==> flow/design.v <==
module cordic #(parameter WIDTH = 32, ITER = 16)(
    input clk,
    input rst,
    input start,
    input mode,  
    input signed [WIDTH-1:0] x_in,
    input signed [WIDTH-1:0] y_in,
    input signed [WIDTH-1:0] z_in,
    output reg signed [WIDTH-1:0] x_out,
    output reg signed [WIDTH-1:0] y_out,
    output reg signed [WIDTH-1:0] z_out,
    output reg done
);
    localparam signed [WIDTH-1:0] K = 32'sd19898;   
    localparam IDLE = 2'd0, PROCESS = 2'd1, DONE = 2'd2;
    reg signed [WIDTH-1:0] x, y, z;
    reg [4:0] i;
    reg [1:0] state;
    reg mode_r;  
    function signed [WIDTH-1:0] atan_table;
        input [3:0] idx;
        case (idx)
            4'd0:  atan_table = 32'sd25736;
            4'd1:  atan_table = 32'sd15192;
            4'd2:  atan_table = 32'sd8027;
            4'd3:  atan_table = 32'sd4074;
            4'd4:  atan_table = 32'sd2045;
            4'd5:  atan_table = 32'sd1023;
            4'd6:  atan_table = 32'sd511;
            4'd7:  atan_table = 32'sd256;
            4'd8:  atan_table = 32'sd128;
            4'd9:  atan_table = 32'sd64;
            4'd10: atan_table = 32'sd32;
            4'd11: atan_table = 32'sd16;
            4'd12: atan_table = 32'sd8;
            4'd13: atan_table = 32'sd4;
            4'd14: atan_table = 32'sd2;
            default: atan_table = 32'sd1;
        endcase
    endfunction
    always @(posedge clk or posedge rst) begin
        if (rst) begin
            state <= IDLE;
            done <= 0;
            x <= 0; y <= 0; z <= 0;
            x_out <= 0; y_out <= 0; z_out <= 0;
            i <= 0;
            mode_r <= 0;
        end 
        else begin
            case (state)
                IDLE: begin
                    done <= 0;
                    if (start) begin
                        x <= mode ? x_in : K;
                        y <= mode ? y_in : 0;
                        z <= mode ? 0 : z_in;
                        mode_r <= mode;
                        i <= 0;
                        state <= PROCESS;
                    end
                end
                PROCESS: begin
                    if (i < ITER) begin
                        if ((mode_r == 0 && z >= 0) || (mode_r == 1 && y < 0)) begin
                            x <= x - (y >>> i);
                            y <= y + (x >>> i);
                            z <= z - atan_table(i[3:0]);
                        end 
                        else begin
                            x <= x + (y >>> i);
                            y <= y - (x >>> i);
                            z <= z + atan_table(i[3:0]);
                        end
                        i <= i + 1;
                    end 
                    else begin
                        x_out <= x;
                        y_out <= y;
                        z_out <= z;
                        done <= 1;
                        state <= DONE;
                    end
                end
                DONE: begin
                    done <= 0;      
                    state <= IDLE;   
                end
            endcase
        end
    end
endmodule
==> reports on cordic <==
From RTL to reports: cordic
Module cordic before and after one edit of its RTL, step after step.
Lines under "original" count in the file above, lines under "edited" in the edited file.
"change": "edited" minus "original" as printed here. "relative change": 100 x difference / "original".
Library cell names are shortened.
The mark n/a stands for no value.
- design top: cordic
- clock input: clk
- standard-cell library: sky130hd
- corner: tt_025C_1v80

Diff
The edit as a unified diff against the file above.
The edited RTL no longer does the same as the RTL above: the edit was made by script, with no optimisation intended.
begin of diff
@@ -1,3 +1,3 @@
-module cordic #(parameter WIDTH = 32, ITER = 16)(
+module cordic #(parameter WIDTH = 48, ITER = 16)(
     input clk,
     input rst,
end of diff

Word level
Source: Yosys, flattened and elaborated, memories not mapped. Widths are those after wreduce. Registers that Yosys merges into a memory's read port (data or address) are not register bits. Print and check cells do not count.
Yosys's memory passes give these memory sizes; they may raise the number of words (mostly to a power of two), join words into wider ones and drop unused or constant bits.
- bit counts (item ; original ; edited ; change ; relative change (%)):
    flip-flop bits (word level) ; 201 ; 297 ; +96 ; +47.76
    output and inout bits ; 97 ; 145 ; +48 ; +49.48
    ROM bits ; 480 ; 480 ; 0 ; 0.00
    memory cells ; 2 ; 2 ; 0 ; 0.00
    input port bits ; 100 ; 148 ; +48 ; +48.00
    elaborated cells ; 73 ; 73 ; 0 ; 0.00
- operators by class (item ; original ; edited ; change ; relative change (%)):
    shifts and indexed selects ; 2 ; 2 ; 0 ; 0.00
    multiplexer cells ; 29 ; 29 ; 0 ; 0.00
    bitwise operators ; 2 ; 2 ; 0 ; 0.00
    order comparisons ; 3 ; 3 ; 0 ; 0.00
    reductions and logical operators ; 13 ; 13 ; 0 ; 0.00
    eq/ne operators ; 5 ; 5 ; 0 ; 0.00
    add/subtract/negate cells ; 7 ; 7 ; 0 ; 0.00
- memories (item ; original ; edited):
    words x width with read and write ports ; 16 x 15 bit 1R0W; 16 x 15 bit 1R0W ; 16 x 15 bit 1R0W; 16 x 15 bit 1R0W
- operator list (kind ; original ; edited ; change ; relative change (%)):
    2-to-1 mux 32 bit ; 18 ; 0 ; -18 ; -100.00
    2-to-1 mux 48 bit ; 0 ; 18 ; +18 ; n/a
    adder 32 bit ; 3 ; 0 ; -3 ; -100.00
    case mux 32 bit (select 2 bit) ; 3 ; 0 ; -3 ; -100.00
    subtractor 32 bit ; 3 ; 0 ; -3 ; -100.00
    adder 48 bit ; 0 ; 3 ; +3 ; n/a
    case mux 48 bit (select 2 bit) ; 0 ; 3 ; +3 ; n/a
    subtractor 48 bit ; 0 ; 3 ; +3 ; n/a
    >>> shifter 32 x 5 -> 32 bit ; 2 ; 0 ; -2 ; -100.00
    >>> shifter 48 x 5 -> 48 bit ; 0 ; 2 ; +2 ; n/a
    >= comparator 32 x 1 -> 1 bit (second input constant) ; 1 ; 0 ; -1 ; -100.00
    less-than comparator 32 x 1 -> 1 bit (second input constant) ; 1 ; 0 ; -1 ; -100.00
    >= comparator 48 x 1 -> 1 bit (second input constant) ; 0 ; 1 ; +1 ; n/a
    less-than comparator 48 x 1 -> 1 bit (second input constant) ; 0 ; 1 ; +1 ; n/a
Operator kinds equal on both sides are left out: 20.

Logic depth
Yosys ltp: most cells in a row. Word level: on the elaborated netlist, between registers, memories and ports. Mapped: between sequential cells and ports; inverters and the memories' decode and read muxes count.
- depth (item ; original ; edited ; change ; relative change (%)):
    depth after elaboration ; 10 ; 10 ; 0 ; 0.00
    ABC_AREA ; 0 ; 0 ; n/a ; n/a
    mapped depth ; 28 ; 31 ; +3 ; +10.71
    mapped depth without buffers ; 24 ; 22 ; -2 ; -8.33

After synthesis
The flow's flattened synthesis, as Yosys stat reports it; memories are mapped. The netlist is that of the ABC_AREA named above (0 if unset); the other value can give another one.
- cell types (cell type ; original ; edited ; change ; relative change (%)):
    nor2_1 ; 214 ; 337 ; +123 ; +57.48
    dfrtp_1 ; 201 ; 297 ; +96 ; +47.76
    mux2_2 ; 123 ; 217 ; +94 ; +76.42
    a21oi_1 ; 149 ; 230 ; +81 ; +54.36
    o21ai_0 ; 130 ; 209 ; +79 ; +60.77
    clkbuf_1 ; 86 ; 163 ; +77 ; +89.53
    mux2i_1 ; 57 ; 118 ; +61 ; +107.02
    ha_1 ; 112 ; 166 ; +54 ; +48.21
    nand2_1 ; 187 ; 230 ; +43 ; +22.99
    xnor2_1 ; 89 ; 132 ; +43 ; +48.31
    a21o_1 ; 45 ; 81 ; +36 ; +80.00
    mux4_2 ; 58 ; 92 ; +34 ; +58.62
    xor2_1 ; 59 ; 90 ; +31 ; +52.54
    nand3_1 ; 25 ; 56 ; +31 ; +124.00
    a221oi_1 ; 69 ; 99 ; +30 ; +43.48
    nand4_1 ; 7 ; 36 ; +29 ; +414.29
    nor3_1 ; 22 ; 48 ; +26 ; +118.18
    and3_1 ; 20 ; 44 ; +24 ; +120.00
Cell types equal on both sides are left out: 11.
Not every row of either side is listed.
- mapped netlist (item ; original ; edited ; change ; relative change (%)):
    flip-flops ; 202 ; 298 ; +96 ; +47.52
    mapped area (µm²) ; 18856.8 ; 30340.3 ; +11483.5 ; +60.90
    cell count ; 2087 ; 3361 ; +1274 ; +61.04
    area of sequential cells (µm²) ; 5056.1 ; 7458.4 ; +2402.3 ; +47.51
    buffers ; 132 ; 244 ; +112 ; +84.85

Path before layout
OpenSTA on the mapped netlist: ideal clock, no wires. The path of least setup slack (recovery checks aside). Input and output delay are each 20% of the period. Register names are those of the netlist, which keeps one name where synthesis merged equal registers.
- timing path after synthesis (item ; original ; edited ; change ; relative change (%)):
    path type ; reg-to-reg ; reg-to-reg ; n/a ; n/a
    start ; register i[0] ; register i[0] ; n/a ; n/a
    end ; register y[31] ; register y[45] ; n/a ; n/a
    arrival (ps) ; 5917 ; 6801 ; +884 ; +14.94
    clock period (ps) ; 7000 ; 7000 ; 0 ; 0.00
    path buffers ; 5 ; 7 ; +2 ; +40.00
    path slack (ps) ; 953 ; 117 ; -836 ; n/a
    library setup time (ps) ; 130 ; 82 ; -48 ; n/a
    data required time (ps) ; 6870 ; 6918 ; +48 ; +0.70
    time at the first pin (ps) ; 0 ; 0 ; 0 ; n/a
    delay of the path (ps) ; 6047 ; 6883 ; +836 ; +13.83
    stages ; 27 ; 30 ; +3 ; +11.11
    synthesis period reached (ps) ; 6047 ; 6883 ; +836 ; +13.83
"delay of the path" = arrival - input delay + setup time.
"stages": output pins that drive a net of the path, with the launching flip-flop's if there is one; two outputs of one cell count as two.
"synthesis period reached" is the clock period less the worst setup slack; recovery checks do not enter. This is arithmetic on one report: input and output delays are still those of the set period (20% each).
Between the ends stands the longest chain of elaborated cells between them, by number of cells; it is not shown to be the way that was timed. Of several equally long chains one is given.
Each line given opens the expression or statement behind the cell; cells for indexed reads and writes are added by Yosys, which also makes memories of some case tables.
A register here has more assigning lines than the two given.
Between the ends, after synthesis, original:
- cells stage by stage: dfrtp_1 buf_6 buf_12 buf_12 buf_6 buf_6 mux2_1 a221oi_2 o221ai_1 o211ai_1 ha_1 inv_1 or4_1 o41ai_1 xnor2_1 ha_1 and4_1 a221oi_1 o31ai_1 o31a_1 a211oi_1 a21oi_1 a21oi_1 o221ai_1 a21oi_1 xnor2_1 o21ai_1
- noted length of the longest elaborated chain: 5
- noted elaborated cells between the ends (all ways): 9
- classes of those cells: add/sub: 2; compare: 1; eq/ne: 1; shift: 1; mux: 3; reduce/logical: 1
- ends and longest elaborated chain, after synthesis, original (item ; line ; source):
    start: declaration ; 17 ; reg [4:0] i;
    start: assignment ; 47 ; i <= 0;
    start: assignment ; 75 ; i <= i + 1;
    >>> shifter 32 x 5 -> 32 bit ; 72 ; y <= y - (x >>> i);
    subtractor 32 bit ; 72 ;
    2-to-1 mux 32 bit ; 65 ; if ((mode_r == 0 && z >= 0) || (mode_r == 1 && y < 0)) begin
    2-to-1 mux 32 bit ; 64 ; if (i < ITER) begin
    case mux 32 bit (select 2 bit) ; 51 ; case (state)
    end: assignment ; 56 ; y <= mode ? y_in : 0;
    end: assignment ; 67 ; y <= y + (x >>> i);
    end: declaration ; 16 ; reg signed [WIDTH-1:0] x, y, z;
Between the ends, after synthesis, edited:
- cells stage by stage: dfrtp_1 buf_6 buf_12 buf_12 buf_6 buf_2 buf_2 mux4_2 a32oi_1 a21oi_1 a221oi_1 ha_1 nand3_1 or4b_1 or2_1 clkbuf_1 nor2_1 nor2_1 xnor2_1 ha_1 a21o_1 a21o_1 a21o_1 a2111oi_0 o41ai_1 nor3_1 o21ai_0 a2111oi_0 a31oi_1 a31oi_1
- noted length of the longest elaborated chain: 5
- noted elaborated cells between the ends (all ways): 9
- classes of those cells: add/sub: 2; compare: 1; eq/ne: 1; shift: 1; mux: 3; reduce/logical: 1
- ends and longest elaborated chain, after synthesis, edited (item ; line ; source):
    start: declaration ; 17 ; reg [4:0] i;
    start: assignment ; 47 ; i <= 0;
    start: assignment ; 75 ; i <= i + 1;
    >>> shifter 48 x 5 -> 48 bit ; 72 ; y <= y - (x >>> i);
    subtractor 48 bit ; 72 ;
    2-to-1 mux 48 bit ; 65 ; if ((mode_r == 0 && z >= 0) || (mode_r == 1 && y < 0)) begin
    2-to-1 mux 48 bit ; 64 ; if (i < ITER) begin
    case mux 48 bit (select 2 bit) ; 51 ; case (state)
    end: assignment ; 56 ; y <= mode ? y_in : 0;
    end: assignment ; 67 ; y <= y + (x >>> i);
    end: declaration ; 16 ; reg signed [WIDTH-1:0] x, y, z;

Timing after layout
From the final timing report of each run of set A: the path of least setup slack in the routed layout; clock arrival at registers is part of the times.
The path's times are printed in steps of 10 ps; the period is the one set.
- timing path post-layout (item ; original ; edited ; change ; relative change (%)):
    path type ; reg-to-reg ; reg-to-reg ; n/a ; n/a
    start ; register i[0] ; register i[0] ; n/a ; n/a
    end ; register z[24] ; register x[44] ; n/a ; n/a
    path slack (ps) ; 480 ; 290 ; -190 ; n/a
    clock period (ps) ; 7000 ; 7000 ; 0 ; 0.00
    time at the first pin (ps) ; 560 ; 560 ; 0 ; 0.00
    data required time (ps) ; 7420 ; 7490 ; +70 ; +0.94
    path buffers ; 2 ; 1 ; -1 ; -50.00
    library setup time (ps) ; 150 ; 70 ; -80 ; n/a
    stages ; 24 ; 22 ; -2 ; -8.33
    arrival (ps) ; 6940 ; 7200 ; +260 ; +3.75
Between the ends stands the longest chain of elaborated cells between them, by number of cells; it is not shown to be the way that was timed. Of several equally long chains one is given.
A memory read counts as a cell of the chain, while the word-level depth stops at memories.
A register here has more assigning lines than the two given.
Between the ends, post-layout, original:
- cells stage by stage: dfrtp_4 buf_12 buf_4 inv_1 ha_1 mux2_2 a21oi_1 ha_1 nand2_1 nor3b_1 nand3_1 o21ai_0 xnor2_1 ha_1 a21o_1 a21o_1 a21oi_1 a211o_1 a31oi_1 a31oi_1 nor2_1 or3_1 a21oi_1 a211oi_1
- noted length of the longest elaborated chain: 8
- noted elaborated cells between the ends (all ways): 16
- noted RTL lines with such cells: 6
- classes of those cells: add/sub: 2; compare: 1; eq/ne: 1; mux: 9; reduce/logical: 1; memory: 2
- ends and longest elaborated chain, post-layout, original (item ; line ; source):
    start: declaration ; 17 ; reg [4:0] i;
    start: assignment ; 47 ; i <= 0;
    start: assignment ; 75 ; i <= i + 1;
    memory read (16 x 15 bit) ; 22 ; case (idx)
    2-to-1 mux 32 bit ; 65 ; if ((mode_r == 0 && z >= 0) || (mode_r == 1 && y < 0)) begin
    2-to-1 mux 32 bit ; 64 ; if (i < ITER) begin
    2-to-1 mux 32 bit ; 51 ; case (state)
    adder 32 bit ; 73 ; z <= z + atan_table(i[3:0]);
    2-to-1 mux 32 bit ; 65 ;
    2-to-1 mux 32 bit ; 64 ;
    case mux 32 bit (select 2 bit) ; 51 ;
    end: assignment ; 57 ; z <= mode ? 0 : z_in;
    end: assignment ; 68 ; z <= z - atan_table(i[3:0]);
    end: declaration ; 16 ; reg signed [WIDTH-1:0] x, y, z;
Between the ends, post-layout, edited:
- cells stage by stage: dfrtp_4 buf_16 mux4_1 mux2_2 mux2i_1 a221o_1 or4b_1 nor3_2 nand3_1 o41ai_1 xor2_1 ha_1 a21o_1 a21o_1 a21o_1 a221o_1 a21oi_1 inv_1 o41a_1 a41oi_1 mux2_2 a21oi_1
- noted length of the longest elaborated chain: 5
- noted elaborated cells between the ends (all ways): 9
- classes of those cells: add/sub: 2; compare: 1; eq/ne: 1; shift: 1; mux: 3; reduce/logical: 1
- ends and longest elaborated chain, post-layout, edited (item ; line ; source):
    start: declaration ; 17 ; reg [4:0] i;
    start: assignment ; 47 ; i <= 0;
    start: assignment ; 75 ; i <= i + 1;
    >>> shifter 48 x 5 -> 48 bit ; 71 ; x <= x + (y >>> i);
    adder 48 bit ; 71 ;
    2-to-1 mux 48 bit ; 65 ; if ((mode_r == 0 && z >= 0) || (mode_r == 1 && y < 0)) begin
    2-to-1 mux 48 bit ; 64 ; if (i < ITER) begin
    case mux 48 bit (select 2 bit) ; 51 ; case (state)
    end: assignment ; 55 ; x <= mode ? x_in : K;
    end: assignment ; 66 ; x <= x - (y >>> i);
    end: declaration ; 16 ; reg signed [WIDTH-1:0] x, y, z;

Flow runs
Both versions went through the flow (Yosys, OpenROAD) with the same settings in each pair. Constraints: input delay and output delay 20% of the set period each, output load 0.01 pF.
Settings, set A:
- CORE_UTILIZATION: 40
- period_ns: 7.0
- noted CAP_MARGIN: 20
- noted CORE_MARGIN: 2
- SLEW_MARGIN: 20
- results, set A (item ; original ; edited ; change ; relative change (%)):
    full die area (µm²) ; 48894.1 ; 78069.9 ; +29175.8 ; +59.67
    post-layout utilization ; 0.481 ; 0.501 ; +0.020 ; n/a
    reached clock period (ps) ; 6517 ; 6710 ; +193 ; +2.96
    netlist area reported by Yosys (µm²) ; 18856.8 ; 30340.3 ; +11483.5 ; +60.90
    worst hold slack in the final report (ps) ; 492 ; 472 ; -20 ; n/a
    standard-cell area after routing (µm²) ; 22379.0 ; 37487.2 ; +15108.2 ; +67.51
    total negative slack on setup checks (ps) ; 0 ; 0 ; 0 ; n/a
    worst slack on setup checks (ps) ; 483 ; 290 ; -193 ; n/a
Settings, set B:
- ABC_AREA: 0
- CELL_PAD_IN_SITES_DETAIL_PLACEMENT: 0
- noted CORE_MARGIN: 8
- CORE_UTILIZATION: 40
- CTS_CLUSTER_DIAMETER: 183
- GPL_ROUTABILITY_DRIVEN at 1
- noted GPL_TIMING_DRIVEN: 1
- MAX_ROUTING_LAYER: met4
- PLACE_DENSITY_LB_ADDON: 0.26
- SLEW_MARGIN: 35
- noted TNS_END_PERCENT: 100
- period_ns: 4.64
- noted CAP_MARGIN: 20
- results, set B (item ; original ; edited ; change ; relative change (%)):
    full die area (µm²) ; 54344.9 ; 84919.8 ; +30574.9 ; +56.26
    post-layout utilization ; 0.627 ; 0.637 ; +0.010 ; n/a
    reached clock period (ps) ; 5627 ; 6386 ; +759 ; +13.49
    netlist area reported by Yosys (µm²) ; 18856.8 ; 30340.3 ; +11483.5 ; +60.90
    worst hold slack in the final report (ps) ; 502 ; 488 ; -14 ; n/a
    standard-cell area after routing (µm²) ; 29200.5 ; 48119.9 ; +18919.4 ; +64.79
    total negative slack on setup checks (ps) ; -34403 ; -119381 ; -84978 ; n/a
    worst slack on setup checks (ps) ; -987 ; -1746 ; -759 ; n/a
By "reached clock period" is meant the clock period of the run minus its worst setup slack. This is arithmetic on one report: input and output delays are still those of the set period (20% each).
